==> flow/design.v <==
module CORDIC_tanInv_sqrt(
    output [15:0] X0,   
    output [15:0] Y0,   
    output [15:0] Z0,   
    input  [15:0] Xin,
    input  [15:0] Yin,
    input  [15:0] Zin,   
    input  clk
);
    wire signed [15:0] x_reg [15:0];
    wire signed [15:0] y_reg [15:0];
    wire signed [15:0] z_reg [15:0];
    wire [15:0] x_reg_sh [15:0];
    wire [15:0] y_reg_sh [15:0];
    wire [15:0] sum_x [15:0];
    wire [15:0] sum_y [15:0];
    wire [15:0] sum_z [15:0];
    wire [15:0] y_co;
    wire [15:0] alpha[15:0];
    assign alpha[0]  = 16'h1921;
    assign alpha[1]  = 16'h0ed6;
    assign alpha[2]  = 16'h07d6;
    assign alpha[3]  = 16'h03fa;
    assign alpha[4]  = 16'h01ff;
    assign alpha[5]  = 16'h00ff;
    assign alpha[6]  = 16'h007f;
    assign alpha[7]  = 16'h003f;
    assign alpha[8]  = 16'h001f;
    assign alpha[9]  = 16'h000f;
    assign alpha[10] = 16'h0007;
    assign alpha[11] = 16'h0003;
    assign alpha[12] = 16'h0001;
    assign alpha[13] = 16'h0001;
    assign alpha[14] = 16'h0001;
    assign alpha[15] = 16'h0000;
    Register rx0(x_reg[0], Xin, clk);
    Register ry0(y_reg[0], Yin, clk);
    Register rz0(z_reg[0], Zin, clk);
    assign x_reg_sh[0] = x_reg[0] >>> 0;
    assign y_reg_sh[0] = y_reg[0] >>> 0;
    not n0(y_co[0], y_reg[0][15]);   
    adder_sub ax0(sum_x[0], , x_reg[0], y_reg_sh[0], y_reg[0][15]);
    adder_sub ay0(sum_y[0], , y_reg[0], x_reg_sh[0], y_co[0]);
    adder_sub az0(sum_z[0], , z_reg[0], alpha[0], y_reg[0][15]);
    genvar i;
    generate
        for (i=1; i<16; i=i+1) begin : vectoring_stages
            Register rx(x_reg[i], sum_x[i-1], clk);
            Register ry(y_reg[i], sum_y[i-1], clk);
            Register rz(z_reg[i], sum_z[i-1], clk);
            assign x_reg_sh[i] = x_reg[i] >>> i;
            assign y_reg_sh[i] = y_reg[i] >>> i;
            not yn(y_co[i], y_reg[i][15]);
            adder_sub ax(sum_x[i], , x_reg[i], y_reg_sh[i], y_reg[i][15]);
            adder_sub ay(sum_y[i], , y_reg[i], x_reg_sh[i], y_co[i]);
            adder_sub az(sum_z[i], , z_reg[i], alpha[i], y_reg[i][15]);
        end
    endgenerate
    Register rx16(X0, sum_x[15], clk);
    Register ry16(Y0, sum_y[15], clk);
    Register rz16(Z0, sum_z[15], clk);
endmodule
module adder_sub(
    output signed [15:0] sum,
    output               carry,     
    input  signed [15:0] in1,
    input  signed [15:0] in2,
    input                cin        
);
    assign carry = 0;   
    assign sum = cin ? (in1 - in2) : (in1 + in2);
endmodule
module Register(
    output reg [15:0] q,
    input      [15:0] d,
    input             clk
);
    always @(posedge clk) begin
        q <= d;
    end
endmodule
Wiki page: CORDIC_tanInv_sqrt / tool data

**Step by step through the tools: CORDIC_tanInv_sqrt**

Each step is given for the RTL above and for the edited RTL.
Lines under "unedited" count in the file above, lines under "edited" in the edited file.
"difference" is "edited" less "unedited", of the values as shown; "rel. change" is that difference over "unedited", in percent.
Not given: n/a

- Top module: CORDIC_tanInv_sqrt
- Clock input: clk
- Standard-cell library: sky130hd
- Corner: tt_025C_1v80

**Diff**

Unified diff, file above to edited file.
The edited RTL no longer does the same as the RTL above: the edit was made by script, with no optimisation intended.

```diff
@@ -4,8 +4,10 @@
     output [15:0] Z0,   
     input  [15:0] Xin,
-    input  [15:0] Yin,
+    input  [15:0] Yin_i,
     input  [15:0] Zin,   
     input  clk
 );
+    reg [15:0] Yin;
+    always @(posedge clk) Yin <= Yin_i;
     wire signed [15:0] x_reg [15:0];
     wire signed [15:0] y_reg [15:0];
```

**Word level**

Counts by Yosys on the flattened word-level netlist (proc, flatten, opt, wreduce). Print and check cells are left out. Cells with the same type and inputs are merged into one.

Bit counts:

| element | unedited | edited | difference | rel. change (%) |
|---|---|---|---|---|
| word-level cells | 191 | 192 | +1 | +0.52 |
| input bits | 49 | 49 | 0 | 0.00 |
| output and inout port bits | 48 | 48 | 0 | 0.00 |
| bits in registers | 816 | 832 | +16 | +1.96 |

Cells by class:

| element | unedited | edited | difference | rel. change (%) |
|---|---|---|---|---|
| muxes and demuxes | 47 | 47 | 0 | 0.00 |
| add/subtract/negate cells | 93 | 93 | 0 | 0.00 |

Unchanged operator kinds not shown: 59.

**Depth**

Depth = most cells in a row (Yosys ltp): at word level without a register or memory, in the mapped netlist without a sequential cell, where the memories' decode and read muxes count.

Logic depth:

| element | unedited | edited | difference | rel. change (%) |
|---|---|---|---|---|
| depth in word-level cells | 2 | 2 | 0 | 0.00 |
| ABC_AREA | 0 | 0 | n/a | n/a |
| mapped depth | 16 | 16 | 0 | 0.00 |
| depth with buffers taken out | 16 | 16 | 0 | 0.00 |

**Synthesis result**

Source: synth_stat.txt of the flow (Yosys; design flattened, memories mapped). It holds for the ABC_AREA given above (unset counts as 0); a run with the other value may have another netlist.

Cell types:

| type | unedited | edited | difference | rel. change (%) |
|---|---|---|---|---|
| sky130_fd_sc_hd__dfxtp_1 | 815 | 831 | +16 | +1.96 |

Unchanged cell types not shown: 79.

Synthesis totals:

| element | unedited | edited | difference | rel. change (%) |
|---|---|---|---|---|
| mapped area (µm²) | 52,223.8 | 52,544.1 | +320.3 | +0.61 |
| buffer cells | 66 | 66 | 0 | 0.00 |
| cell count | 5,796 | 5,812 | +16 | +0.28 |
| mapped flip-flops | 815 | 831 | +16 | +1.96 |

The figures by module come from a second, unflattened synthesis with its own total; it is not the netlist above.

Second synthesis, totals:

| element | unedited | edited | difference | rel. change (%) |
|---|---|---|---|---|
| cells (unflattened synthesis) | 7,458 | 7,474 | +16 | +0.21 |
| area total of the unflattened synthesis (µm²) | 64,449.3 | 64,769.6 | +320.3 | +0.50 |

Each row is one instance without its submodules.

Modules, unedited:

| module | times used | area (µm²) | sequential area (µm²) | cells |
|---|---|---|---|---|
| adder_sub | 48 | 1,001.0 | 0.0 | 138 |
| Register | 51 | 320.3 | 320.3 | 16 |
| CORDIC_tanInv_sqrt | 1 | 67.6 | 0.0 | 18 |

Modules, edited:

| module | times used | area (µm²) | sequential area (µm²) | cells |
|---|---|---|---|---|
| adder_sub | 48 | 1,001.0 | 0.0 | 138 |
| Register | 51 | 320.3 | 320.3 | 16 |
| CORDIC_tanInv_sqrt | 1 | 387.9 | 320.3 | 34 |

**Timing after synthesis**

Path of least setup slack by OpenSTA after synthesis, without wires, with an ideal clock, recovery checks aside; 20% of the period is set as input and as output delay. Where synthesis merged equal registers, the netlist keeps one of their names.

Timing path after synthesis:

| element | unedited | edited | difference | rel. change (%) |
|---|---|---|---|---|
| path type | register -> register | register -> register | n/a | n/a |
| start | register vectoring_stages[14].ry.q[15] | register vectoring_stages[14].ry.q[15] | n/a | n/a |
| end | register vectoring_stages[15].ry.q[12] | register vectoring_stages[15].ry.q[12] | n/a | n/a |
| arrival time (ns) | 3.515 | 3.515 | 0.000 | 0.00 |
| launch time at the first pin (ns) | 0.000 | 0.000 | 0.000 | n/a |
| buffers on the path | 0 | 0 | 0 | n/a |
| stages | 12 | 12 | 0 | 0.00 |
| data required time (ns) | 6.928 | 6.928 | 0.000 | 0.00 |
| clock period (ns) | 7.0 | 7.0 | 0.0 | 0.00 |
| path delay (ns) | 3.587 | 3.587 | 0.000 | 0.00 |
| slack (ns) | 3.413 | 3.413 | 0.000 | n/a |
| setup time (ns) | 0.072 | 0.072 | 0.000 | n/a |
| synthesis period reached (ns) | 3.587 | 3.587 | 0.000 | 0.00 |

"path delay" = arrival - input delay + setup time.
"stages" counts driving pins, that of a launching flip-flop among them; a cell with two outputs on the path counts twice.
"synthesis period reached" is the clock period less the worst setup slack; recovery checks do not enter. This is arithmetic on one report: input and output delays are still those of the set period (20% each).
Between the ends stands the longest chain of elaborated cells between them, by number of cells; it is not shown to be the way that was timed. Of several equally long chains one is given.
Each line given opens the expression or statement behind the cell; cells for indexed reads and writes are added by Yosys, which also makes memories of some case tables.

Between the ends, after synthesis, unedited:
- Path through: sky130_fd_sc_hd__dfxtp_1 sky130_fd_sc_hd__inv_1 sky130_fd_sc_hd__o21ai_0 sky130_fd_sc_hd__ha_1 sky130_fd_sc_hd__a21o_1 sky130_fd_sc_hd__a21oi_1 sky130_fd_sc_hd__o21bai_1 sky130_fd_sc_hd__o311ai_0 sky130_fd_sc_hd__a21boi_0 sky130_fd_sc_hd__o21a_1 sky130_fd_sc_hd__nor2_1 sky130_fd_sc_hd__xnor2_1
- Length of the longest elaborated chain: 1
- Elaborated cells between the ends (all ways): 1
- RTL lines with such cells: 1

RTL lines, path after synthesis, unedited:

| element | line | source |
|---|---|---|
| start: declaration | 74 | `output reg [15:0] q,` |
| start: assignment | 79 | `q <= d;` |
| two-way mux 16 bit | 71 | `assign sum = cin ? (in1 - in2) : (in1 + in2);` |
| end: assignment | 79 |  |
| end: declaration | 74 |  |

Between the ends, after synthesis, edited:
- Path through: sky130_fd_sc_hd__dfxtp_1 sky130_fd_sc_hd__inv_1 sky130_fd_sc_hd__o21ai_0 sky130_fd_sc_hd__ha_1 sky130_fd_sc_hd__a21o_1 sky130_fd_sc_hd__a21oi_1 sky130_fd_sc_hd__o21bai_1 sky130_fd_sc_hd__o311ai_0 sky130_fd_sc_hd__a21boi_0 sky130_fd_sc_hd__o21a_1 sky130_fd_sc_hd__nor2_1 sky130_fd_sc_hd__xnor2_1
- Length of the longest elaborated chain: 1
- Elaborated cells between the ends (all ways): 1
- RTL lines with such cells: 1

RTL lines, path after synthesis, edited:

| element | line | source |
|---|---|---|
| start: declaration | 76 | `output reg [15:0] q,` |
| start: assignment | 81 | `q <= d;` |
| two-way mux 16 bit | 73 | `assign sum = cin ? (in1 - in2) : (in1 + in2);` |
| end: assignment | 81 |  |
| end: declaration | 76 |  |

**Timing after layout**

Path of least setup slack in the final report of the runs of pair 1 (OpenROAD, finished layout, wires in). Where an end is a register, its clock arrival counts in the times.

Timing path after layout:

| element | unedited | edited | difference | rel. change (%) |
|---|---|---|---|---|
| path type | register -> register | register -> register | n/a | n/a |
| start | register vectoring_stages[11].ry.q[15] | register vectoring_stages[11].ry.q[15] | n/a | n/a |
| end | register vectoring_stages[12].ry.q[15] | register vectoring_stages[12].ry.q[15] | n/a | n/a |
| setup time (ns) | 0.12 | 0.12 | 0.00 | n/a |
| clock period (ns) | 7.0 | 7.0 | 0.0 | 0.00 |
| data required time (ns) | 7.54 | 7.54 | 0.00 | 0.00 |
| launch time at the first pin (ns) | 0.67 | 0.68 | +0.01 | +1.49 |
| buffers on the path | 1 | 1 | 0 | 0.00 |
| stages | 14 | 14 | 0 | 0.00 |
| slack (ns) | 3.33 | 3.36 | +0.03 | n/a |
| arrival time (ns) | 4.21 | 4.18 | -0.03 | -0.71 |

Between the ends stands the longest chain of elaborated cells between them, by number of cells; it is not shown to be the way that was timed. Of several equally long chains one is given.

Between the ends, after layout, unedited:
- Path through: sky130_fd_sc_hd__dfxtp_1 sky130_fd_sc_hd__buf_4 sky130_fd_sc_hd__clkinv_1 sky130_fd_sc_hd__nor2_1 sky130_fd_sc_hd__a21oi_1 sky130_fd_sc_hd__ha_1 sky130_fd_sc_hd__a21oi_1 sky130_fd_sc_hd__o21ai_0 sky130_fd_sc_hd__and3_1 sky130_fd_sc_hd__a221o_1 sky130_fd_sc_hd__a21oi_1 sky130_fd_sc_hd__o21ai_1 sky130_fd_sc_hd__a2111oi_0 sky130_fd_sc_hd__nor3_1
- Length of the longest elaborated chain: 2
- Elaborated cells between the ends (all ways): 3
- RTL lines with such cells: 1

RTL lines, path after layout, unedited:

| element | line | source |
|---|---|---|
| start: declaration | 74 | `output reg [15:0] q,` |
| start: assignment | 79 | `q <= d;` |
| subtractor 16 x 5 -> 16 bit | 71 | `assign sum = cin ? (in1 - in2) : (in1 + in2);` |
| two-way mux 16 bit | 71 |  |
| end: assignment | 79 |  |
| end: declaration | 74 |  |

Between the ends, after layout, edited:
- Path through: sky130_fd_sc_hd__dfxtp_1 sky130_fd_sc_hd__buf_4 sky130_fd_sc_hd__clkinv_1 sky130_fd_sc_hd__nor2_1 sky130_fd_sc_hd__a21oi_1 sky130_fd_sc_hd__ha_1 sky130_fd_sc_hd__a21oi_1 sky130_fd_sc_hd__o21ai_0 sky130_fd_sc_hd__and3_1 sky130_fd_sc_hd__a221o_1 sky130_fd_sc_hd__a21oi_1 sky130_fd_sc_hd__o21ai_1 sky130_fd_sc_hd__a2111oi_0 sky130_fd_sc_hd__nor3_1
- Length of the longest elaborated chain: 2
- Elaborated cells between the ends (all ways): 3
- RTL lines with such cells: 1

RTL lines, path after layout, edited:

| element | line | source |
|---|---|---|
| start: declaration | 76 | `output reg [15:0] q,` |
| start: assignment | 81 | `q <= d;` |
| subtractor 16 x 5 -> 16 bit | 73 | `assign sum = cin ? (in1 - in2) : (in1 + in2);` |
| two-way mux 16 bit | 73 |  |
| end: assignment | 81 |  |
| end: declaration | 76 |  |

**Flow runs**

Runs of the flow (Yosys, OpenROAD) on both versions; the two runs of a pair have the same settings. The constraints put input and output delay at 20% of the set period each and load the outputs with 0.01 pF.

Flow settings, pair 1:
- CORE_UTILIZATION: 45
- period_ns: 7.0
- CAP_MARGIN: 20
- CORE_MARGIN: 2
- SLEW_MARGIN: 20

Results, pair 1:

| element | unedited | edited | difference | rel. change (%) |
|---|---|---|---|---|
| reached clock period (ns) | 3.665 | 3.640 | -0.025 | -0.68 |
| utilization after routing (%) | 50.7 | 50.6 | -0.1 | n/a |
| netlist area reported by Yosys (µm²) | 52,223.8 | 52,544.1 | +320.3 | +0.61 |
| full die area (µm²) | 118,794.0 | 119,515.0 | +721.0 | +0.61 |
| total negative setup slack (ns) | 0.000 | 0.000 | 0.000 | n/a |
| standard-cell area after layout (µm²) | 58,128.2 | 58,667.5 | +539.3 | +0.93 |
| worst setup slack after layout (ns) | 3.335 | 3.360 | +0.025 | n/a |

Flow settings, pair 2:
- ABC_AREA: 0
- CELL_PAD_IN_SITES_GLOBAL_PLACEMENT: 2
- CORE_ASPECT_RATIO: 1.53
- CORE_MARGIN: 8
- CORE_UTILIZATION: 52
- CTS_CLUSTER_SIZE: 54
- MAX_ROUTING_LAYER: met4
- PLACE_DENSITY: 0.52
- SETUP_SLACK_MARGIN: 0.25
- period_ns: 2.15
- CAP_MARGIN: 20
- SLEW_MARGIN: 20

Results, pair 2:

| element | unedited | edited | difference | rel. change (%) |
|---|---|---|---|---|
| reached clock period (ns) | 3.025 | 3.002 | -0.023 | -0.76 |
| utilization after routing (%) | 83.3 | 82.8 | -0.5 | n/a |
| netlist area reported by Yosys (µm²) | 52,223.8 | 52,544.1 | +320.3 | +0.61 |
| full die area (µm²) | 111,057.0 | 111,706.0 | +649.0 | +0.58 |
| total negative setup slack (ns) | -144.847 | -145.436 | -0.589 | n/a |
| standard-cell area after layout (µm²) | 83,405.0 | 83,251.1 | -153.9 | -0.18 |
| worst setup slack after layout (ns) | -0.875 | -0.852 | +0.023 | n/a |

"reached clock period": clock period set for the run, less the worst setup slack. It is reckoned from that one timing run; input and output delays stay at 20% of the period that was set.
